==> flow/design.v <==
`timescale 1ns/1ps
module top(
	input clk,
	input rst,
	input valid,
	input dir,
	input signed [31:0] n,
	output [31:0] zeroCount,
	output signed [31:0] xOut
);
	reg signed [31:0] xReg;
	wire signed [31:0] xNext;
	always @(posedge clk or posedge rst)begin
		if(rst) xReg<=32'sd50;
		else if(valid) xReg<=xNext;
	end
	assign xOut=xReg;
	wire signed[31:0] signedN;
	assign signedN=dir? n: -n;
	wire signed [31:0] addOut;
	wire signed [31:0] modOut;
	wire signed [31:0] normOut;
	wire zeroHit;
	adder uAdd(.a(xReg), .b(signedN), .sum(addOut));
	modulo uMod(.in(addOut), .out(modOut));
	normalize uNorm(.in(modOut), .out(normOut));
	comparator uCmp(.in(normOut), .zero(zeroHit));
	assign xNext=normOut;
	counter uCnt(
		.clk(clk),
		.rst(rst),
		.inc(valid&zeroHit),
		.count(zeroCount)
	);
endmodule
module adder(
	input signed [31:0] a,
	input signed [31:0] b,
	output signed [31:0] sum
);
	assign sum=a+b;
endmodule
module modulo(
	input signed [31:0] in,
	output signed [31:0] out
);
	assign out=in%100;
endmodule
module normalize(
	input signed [31:0] in,
	output signed [31:0] out
);
	assign out=(in<0)? (in+100): in;
endmodule
module comparator(
	input signed [31:0] in,
	output zero
);
	assign zero = (in==0);
endmodule
module counter(
	input clk,
	input rst,
	input inc,
	output reg [31:0] count
);
	always @(posedge clk or posedge rst)begin
		if(rst) count<=32'd0;
		else if(inc) count<=count+1;
	end
endmodule
[Reports on top]
What the tools print for top, step after step.
Line numbers count from 1 in the design file above.
Operators carry their Yosys type and port widths (W data, S select, Z words).
A cell with - has no value.
Design
  top: top
  clock input: clk
  standard-cell library: sky130hd
  library corner: tt_025C_1v80

[Elaborated design]
Source: Yosys, flattened and elaborated, memories not mapped. Widths are those after wreduce; folded enables and synchronous resets count as part of the registers. Registers that Yosys merges into a memory's read port (data or address) are not register bits. Print and check cells do not count. Equal cells are merged and count once.
Bit counts
  bits in registers: 64
  input port bits: 36
  output and inout port bits: 64
  word-level cells: 12
Operators by class
  add/subtract/negate cells: 4
  divide/modulo/power cells: 1
  order comparisons: 1
  muxes and demuxes: 2
  bitwise logic cells: 1
  reduce/logical cells: 1
Operator list (number)
  $mod A32 B8 Y32 const B: 1
  $mux W32: 2
  $add A32 B1 Y32 const B: 1
  $lt A32 B1 Y1 const B: 1
  $add A32 B32 Y32: 1
  $add A32 B8 Y32 const B: 1
  $neg A32 Y32: 1
  $logic_not A32 Y1: 1
  $and A1 B1 Y1: 1

[Longest topological paths]
Longest topological path by Yosys (ltp), each cell counted once; first at word level (registers and memories cut), then after technology mapping (sequential cells cut; the memories' decode and read muxes count).
Logic depth
  word-level depth: 8
  ABC_AREA: 0
  gate-level depth with buffers: 93
  mapped depth without buffers: 82

[After synthesis]
Source: synth_stat.txt of the flow (Yosys; design flattened, memories mapped). It holds for the ABC_AREA given above (unset counts as 0); a run with the other value may have another netlist.
Cell types
  sky130_fd_sc_hd__dfrtp_1: number 61, area in all 1.53E+03 µm²
  sky130_fd_sc_hd__a2111oi_4: number 33, area in all 908.371 µm²
  sky130_fd_sc_hd__xor2_1: number 88, area in all 770.739 µm²
  sky130_fd_sc_hd__nor2_1: number 203, area in all 761.981 µm²
  sky130_fd_sc_hd__xnor2_1: number 68, area in all 595.571 µm²
  sky130_fd_sc_hd__a21oi_1: number 113, area in all 565.542 µm²
  sky130_fd_sc_hd__nand2_1: number 131, area in all 491.722 µm²
  sky130_fd_sc_hd__ha_1: number 39, area in all 487.968 µm²
  sky130_fd_sc_hd__o21ai_0: number 69, area in all 345.331 µm²
  sky130_fd_sc_hd__nand3_1: number 58, area in all 290.278 µm²
  sky130_fd_sc_hd__nor3_1: number 54, area in all 270.259 µm²
  sky130_fd_sc_hd__nand4_1: number 40, area in all 250.24 µm²
  sky130_fd_sc_hd__a21o_1: number 30, area in all 225.216 µm²
  sky130_fd_sc_hd__mux2_2: number 20, area in all 225.216 µm²
  sky130_fd_sc_hd__a31oi_1: number 34, area in all 212.704 µm²
  sky130_fd_sc_hd__and3_1: number 33, area in all 206.448 µm²
  sky130_fd_sc_hd__o211ai_1: number 27, area in all 202.694 µm²
  sky130_fd_sc_hd__and2_1: number 29, area in all 181.424 µm²
Not listed: further types 123, cells in them 600.
Synthesis totals
  standard cells after synthesis: 1730
  synthesis area: 13635.6 µm²
  sequential part of the area: 1605.3 µm²
  flip-flops: 64
  buffer cells: 67
By module: a second synthesis without flattening, with its own total; a netlist apart from the flattened one above.
Second synthesis, totals
  cells (unflattened synthesis): 1786
  area total of the unflattened synthesis: 13875.8 µm²
Each row is one instance without its submodules.
By module
  modulo: instances 1, cells 1105, area 7614.8 µm², sequential area 0.0 µm²
  adder: instances 1, cells 275, area 2045.7 µm², sequential area 0.0 µm²
  top: instances 1, cells 184, area 1974.4 µm², sequential area 804.5 µm²
  counter: instances 1, cells 126, area 1510.2 µm², sequential area 800.8 µm²
  normalize: instances 1, cells 85, area 658.1 µm², sequential area 0.0 µm²
  comparator: instances 1, cells 11, area 72.6 µm², sequential area 0.0 µm²

[Timing after synthesis]
Path of least setup slack by OpenSTA after synthesis, without wires, with an ideal clock, recovery checks aside; 20% of the period is set as input and as output delay. Where synthesis merged equal registers, the netlist keeps one of their names.
Timing path post-synthesis
  path type: input to register
  from: in n[12]
  to: reg uCnt.count[10]
  period: 34.0 ns
  input delay: 6.800 ns
  setup time: 0.135 ns
  launch time at the first pin: 6.800 ns
  arrival time: 27.303 ns
  required time: 33.865 ns
  slack: 6.562 ns
  delay of the path: 20.638 ns
  stages: 83
  path buffers: 5
  synthesis period reached: 27.438 ns
"delay of the path" = arrival - input delay + setup time.
"stages" counts driving pins, that of a launching flip-flop among them; a cell with two outputs on the path counts twice.
"synthesis period reached" = period - worst setup slack (recovery checks aside). The figure is calculated, with input and output delays left at 20% of the set period.
The rows between start and end are the longest chain of elaborated cells between them; the timing report does not say that the signal goes this way. Where chains are equally long, one stands for them.
Each line given opens the expression or statement behind the cell; cells for indexed reads and writes are added by Yosys, which also makes memories of some case tables.
Between the ends, post-synthesis
  path through: sky130_fd_sc_hd__or4_1 -> sky130_fd_sc_hd__or4_1 -> sky130_fd_sc_hd__nor2b_1 -> sky130_fd_sc_hd__nor3b_1 -> sky130_fd_sc_hd__a21o_1 -> sky130_fd_sc_hd__o21ai_0 -> sky130_fd_sc_hd__xor2_1 -> sky130_fd_sc_hd__ha_1 -> sky130_fd_sc_hd__clkbuf_1 -> sky130_fd_sc_hd__a21o_1 -> sky130_fd_sc_hd__a2111oi_0 -> sky130_fd_sc_hd__a21oi_1 -> sky130_fd_sc_hd__a21oi_1 -> sky130_fd_sc_hd__xor2_1 -> sky130_fd_sc_hd__nand4b_1 -> sky130_fd_sc_hd__a2111oi_4 -> sky130_fd_sc_hd__a221oi_4 -> sky130_fd_sc_hd__maj3_2 -> [... 47 more ...] -> sky130_fd_sc_hd__maj3_1 -> sky130_fd_sc_hd__xnor2_1 -> sky130_fd_sc_hd__a21o_1 -> sky130_fd_sc_hd__or4_1 -> sky130_fd_sc_hd__and4_1 -> sky130_fd_sc_hd__buf_4 -> sky130_fd_sc_hd__o211ai_2 -> sky130_fd_sc_hd__nand2_1 -> sky130_fd_sc_hd__o221a_2 -> sky130_fd_sc_hd__o21a_1 -> sky130_fd_sc_hd__or2_1 -> sky130_fd_sc_hd__ha_1 -> sky130_fd_sc_hd__a21oi_1 -> sky130_fd_sc_hd__mux2_2 -> sky130_fd_sc_hd__o21ai_4 -> sky130_fd_sc_hd__buf_6 -> sky130_fd_sc_hd__a2111oi_4 -> sky130_fd_sc_hd__xor2_1
  cells in the longest elaborated chain: 8
  elaborated cells between the ends (all ways): 9
  source lines of those cells: 6
  classes of those cells: add/sub: 3; div: 1; compare: 1; mux: 2; logic: 1; reduce/logical: 1
Ends and longest elaborated chain, post-synthesis
  start: declaration: line 7  | input signed [31:0] n,
  $neg A32 Y32: line 19  | assign signedN=dir? n: -n;
  $mux W32: line 19
  $add A32 B32 Y32: line 41  | assign sum=a+b;
  $mod A32 B8 Y32: line 47  | assign out=in%100;
  $add A32 B8 Y32: line 53  | assign out=(in<0)? (in+100): in;
  $mux W32: line 53
  $logic_not A32 Y1: line 59  | assign zero = (in==0);
  $and A1 B1 Y1: line 32  | .inc(valid&zeroHit),
  end: assignment: line 68  | if(rst) count<=32'd0;
  end: assignment: line 69  | else if(inc) count<=count+1;
  end: declaration: line 65  | output reg [31:0] count

[Path in the finished layout]
From the final timing report of run 1: the path of least setup slack in the routed layout; clock arrival at registers is part of the times.
Timing path after layout
  path type: input to register
  from: in n[5]
  to: reg uCnt.count[23]
  period: 18.9 ns
  input delay: 3.78 ns
  setup time: 0.08 ns
  launch time at the first pin: 3.78 ns
  arrival time: 24.91 ns
  required time: 19.16 ns
  slack: -5.76 ns
  stages: 94
  path buffers: 17
The rows between start and end are the longest chain of elaborated cells between them; the timing report does not say that the signal goes this way. Where chains are equally long, one stands for them.
Between the ends, after layout
  path through: sky130_fd_sc_hd__buf_8 -> sky130_fd_sc_hd__or4_4 -> sky130_fd_sc_hd__or4b_4 -> sky130_fd_sc_hd__nor2_1 -> sky130_fd_sc_hd__nor2_1 -> sky130_fd_sc_hd__xor2_1 -> sky130_fd_sc_hd__ha_1 -> sky130_fd_sc_hd__buf_6 -> sky130_fd_sc_hd__a21oi_4 -> sky130_fd_sc_hd__o21ai_1 -> sky130_fd_sc_hd__a21o_2 -> sky130_fd_sc_hd__or4_1 -> sky130_fd_sc_hd__nand4_1 -> sky130_fd_sc_hd__nand4_1 -> sky130_fd_sc_hd__clkbuf_8 -> sky130_fd_sc_hd__nor4_4 -> sky130_fd_sc_hd__buf_4 -> sky130_fd_sc_hd__a31oi_4 -> [... 58 more ...] -> sky130_fd_sc_hd__o221a_4 -> sky130_fd_sc_hd__a211oi_4 -> sky130_fd_sc_hd__o21ai_4 -> sky130_fd_sc_hd__a41oi_4 -> sky130_fd_sc_hd__o211ai_2 -> sky130_fd_sc_hd__buf_4 -> sky130_fd_sc_hd__a21oi_4 -> sky130_fd_sc_hd__nor2_2 -> sky130_fd_sc_hd__o21a_1 -> sky130_fd_sc_hd__or2_4 -> sky130_fd_sc_hd__ha_4 -> sky130_fd_sc_hd__a21oi_4 -> sky130_fd_sc_hd__mux2i_2 -> sky130_fd_sc_hd__o21ai_4 -> sky130_fd_sc_hd__buf_12 -> sky130_fd_sc_hd__buf_12 -> sky130_fd_sc_hd__a2111oi_4 -> sky130_fd_sc_hd__xor2_1
  cells in the longest elaborated chain: 8
  elaborated cells between the ends (all ways): 9
  source lines of those cells: 6
  classes of those cells: add/sub: 3; div: 1; compare: 1; mux: 2; logic: 1; reduce/logical: 1
Ends and longest elaborated chain, after layout
  start: declaration: line 7  | input signed [31:0] n,
  $neg A32 Y32: line 19  | assign signedN=dir? n: -n;
  $mux W32: line 19
  $add A32 B32 Y32: line 41  | assign sum=a+b;
  $mod A32 B8 Y32: line 47  | assign out=in%100;
  $add A32 B8 Y32: line 53  | assign out=(in<0)? (in+100): in;
  $mux W32: line 53
  $logic_not A32 Y1: line 59  | assign zero = (in==0);
  $and A1 B1 Y1: line 32  | .inc(valid&zeroHit),
  end: assignment: line 68  | if(rst) count<=32'd0;
  end: assignment: line 69  | else if(inc) count<=count+1;
  end: declaration: line 65  | output reg [31:0] count

Subject: flow runs of top

Hi,

Flow measurements of top on sky130hd: 4 stored runs with different settings, listed in no order. Input and output delays are each 20% of the period that was set; the output load is 0.01 pF.
"worst setup path time (ns)": the worst setup path's part of the clock period (all of it between registers, 20% less for each end at a port) less its slack. A launch clock that arrives late makes it longer, a capture clock that arrives late makes it shorter.

Flow files of run 1
==> flow/run.sh <==
#!/bin/bash
# the make line also repeats the synthesis and layout settings of config.mk as NAME=value (left out here)
make -C /OpenROAD-flow-scripts/flow DESIGN_CONFIG=/design/flow/config.mk WORK_HOME=/design/flow/orfs CLKGATE_MAP_FILE= finish
==> flow/config.mk <==
export PLATFORM = sky130hd
export DESIGN_NAME = top
export DESIGN_NICKNAME = top
export VERILOG_FILES = /design/flow/design.v
export SDC_FILE = /design/flow/constraint.sdc
export NUM_CORES = 4
export LEC_CHECK = 0
export ABC_AREA = 0
export CAP_MARGIN = 20
export CELL_PAD_IN_SITES_DETAIL_PLACEMENT = 0
export CELL_PAD_IN_SITES_GLOBAL_PLACEMENT = 0
export CORE_ASPECT_RATIO = 1.69
export CORE_MARGIN = 2
export CORE_UTILIZATION = 27
export GPL_ROUTABILITY_DRIVEN = 1
export GPL_TIMING_DRIVEN = 0
export PLACE_DENSITY_LB_ADDON = 0.01
export SETUP_SLACK_MARGIN = 1.18
export SLEW_MARGIN = 30
==> flow/constraint.sdc <==
create_clock -name core_clock -period 18.9 [get_ports {clk}]
set_input_delay 3.7800 -clock core_clock [delete_from_list [all_inputs] [get_ports {clk}]]
set_output_delay 3.7800 -clock core_clock [all_outputs]
set_load 0.01 [all_outputs]

report of run 1
yosys chip area after synthesis (um^2): 13635.6
finish__design__die__area: 52377.7
finish__design__instance__utilization: 0.4169
finish__timing__setup__ws: -5.757
finish__timing__setup__tns: -338.115
finish__timing__hold__ws: 0.477
worst setup path time (ns): 20.88
worst setup path kind: input to register

Flow files of run 2
==> flow/run.sh <==
#!/bin/bash
# the make line also repeats the synthesis and layout settings of config.mk as NAME=value (left out here)
make -C /OpenROAD-flow-scripts/flow DESIGN_CONFIG=/design/flow/config.mk WORK_HOME=/design/flow/orfs CLKGATE_MAP_FILE= finish
==> flow/config.mk <==
export PLATFORM = sky130hd
export DESIGN_NAME = top
export DESIGN_NICKNAME = top
export VERILOG_FILES = /design/flow/design.v
export SDC_FILE = /design/flow/constraint.sdc
export NUM_CORES = 4
export LEC_CHECK = 0
export CAP_MARGIN = 20
export CELL_PAD_IN_SITES_DETAIL_PLACEMENT = 2
export CELL_PAD_IN_SITES_GLOBAL_PLACEMENT = 3
export CORE_ASPECT_RATIO = 0.64
export CORE_MARGIN = 2
export CORE_UTILIZATION = 15
export CTS_CLUSTER_DIAMETER = 313
export PLACE_DENSITY_LB_ADDON = 0.25
export SETUP_SLACK_MARGIN = 5.0
export SLEW_MARGIN = 20
==> flow/constraint.sdc <==
create_clock -name core_clock -period 45.4 [get_ports {clk}]
set_input_delay 9.0800 -clock core_clock [delete_from_list [all_inputs] [get_ports {clk}]]
set_output_delay 9.0800 -clock core_clock [all_outputs]
set_load 0.01 [all_outputs]

report of run 2
yosys chip area after synthesis (um^2): 13635.6
finish__design__die__area: 93391.8
finish__design__instance__utilization: 0.1815
finish__timing__setup__ws: 9.007
finish__timing__setup__tns: 0.000
finish__timing__hold__ws: 0.471
worst setup path time (ns): 27.31
worst setup path kind: input to register

Flow files of run 3
==> flow/run.sh <==
#!/bin/bash
# the make line also repeats the synthesis and layout settings of config.mk as NAME=value (left out here)
make -C /OpenROAD-flow-scripts/flow DESIGN_CONFIG=/design/flow/config.mk WORK_HOME=/design/flow/orfs CLKGATE_MAP_FILE= finish
==> flow/config.mk <==
export PLATFORM = sky130hd
export DESIGN_NAME = top
export DESIGN_NICKNAME = top
export VERILOG_FILES = /design/flow/design.v
export SDC_FILE = /design/flow/constraint.sdc
export NUM_CORES = 4
export LEC_CHECK = 0
export CAP_MARGIN = 20
export CELL_PAD_IN_SITES_DETAIL_PLACEMENT = 2
export CELL_PAD_IN_SITES_GLOBAL_PLACEMENT = 1
export CORE_MARGIN = 2
export CORE_UTILIZATION = 20
export CTS_CLUSTER_DIAMETER = 330
export CTS_CLUSTER_SIZE = 37
export GPL_ROUTABILITY_DRIVEN = 0
export MAX_ROUTING_LAYER = met5
export MIN_ROUTING_LAYER = met2
export PLACE_DENSITY = 0.41
export SLEW_MARGIN = 20
export TNS_END_PERCENT = 100
==> flow/constraint.sdc <==
create_clock -name core_clock -period 21.2 [get_ports {clk}]
set_input_delay 4.2400 -clock core_clock [delete_from_list [all_inputs] [get_ports {clk}]]
set_output_delay 4.2400 -clock core_clock [all_outputs]
set_load 0.01 [all_outputs]

report of run 3
yosys chip area after synthesis (um^2): 13635.6
finish__design__die__area: 70283.3
finish__design__instance__utilization: 0.3660
finish__timing__setup__ws: -4.559
finish__timing__setup__tns: -270.064
finish__timing__hold__ws: 0.497
worst setup path time (ns): 21.52
worst setup path kind: input to register

Flow files of run 4
==> flow/run.sh <==
#!/bin/bash
# the make line also repeats the synthesis and layout settings of config.mk as NAME=value (left out here)
make -C /OpenROAD-flow-scripts/flow DESIGN_CONFIG=/design/flow/config.mk WORK_HOME=/design/flow/orfs CLKGATE_MAP_FILE= finish
==> flow/config.mk <==
export PLATFORM = sky130hd
export DESIGN_NAME = top
export DESIGN_NICKNAME = top
export VERILOG_FILES = /design/flow/design.v
export SDC_FILE = /design/flow/constraint.sdc
export NUM_CORES = 4
export LEC_CHECK = 0
export ABC_AREA = 1
export CAP_MARGIN = 15
export CELL_PAD_IN_SITES_DETAIL_PLACEMENT = 2
export CORE_ASPECT_RATIO = 1.53
export CORE_MARGIN = 2
export CORE_UTILIZATION = 48
export CTS_CLUSTER_SIZE = 84
export GPL_TIMING_DRIVEN = 1
export HOLD_SLACK_MARGIN = 0.29
export MAX_ROUTING_LAYER = met4
export SETUP_SLACK_MARGIN = 2.38
export SLEW_MARGIN = 40
==> flow/constraint.sdc <==
create_clock -name core_clock -period 31.5 [get_ports {clk}]
set_input_delay 6.3000 -clock core_clock [delete_from_list [all_inputs] [get_ports {clk}]]
set_output_delay 6.3000 -clock core_clock [all_outputs]
set_load 0.01 [all_outputs]

report of run 4: did not finish, place, DPL-0033

Regards
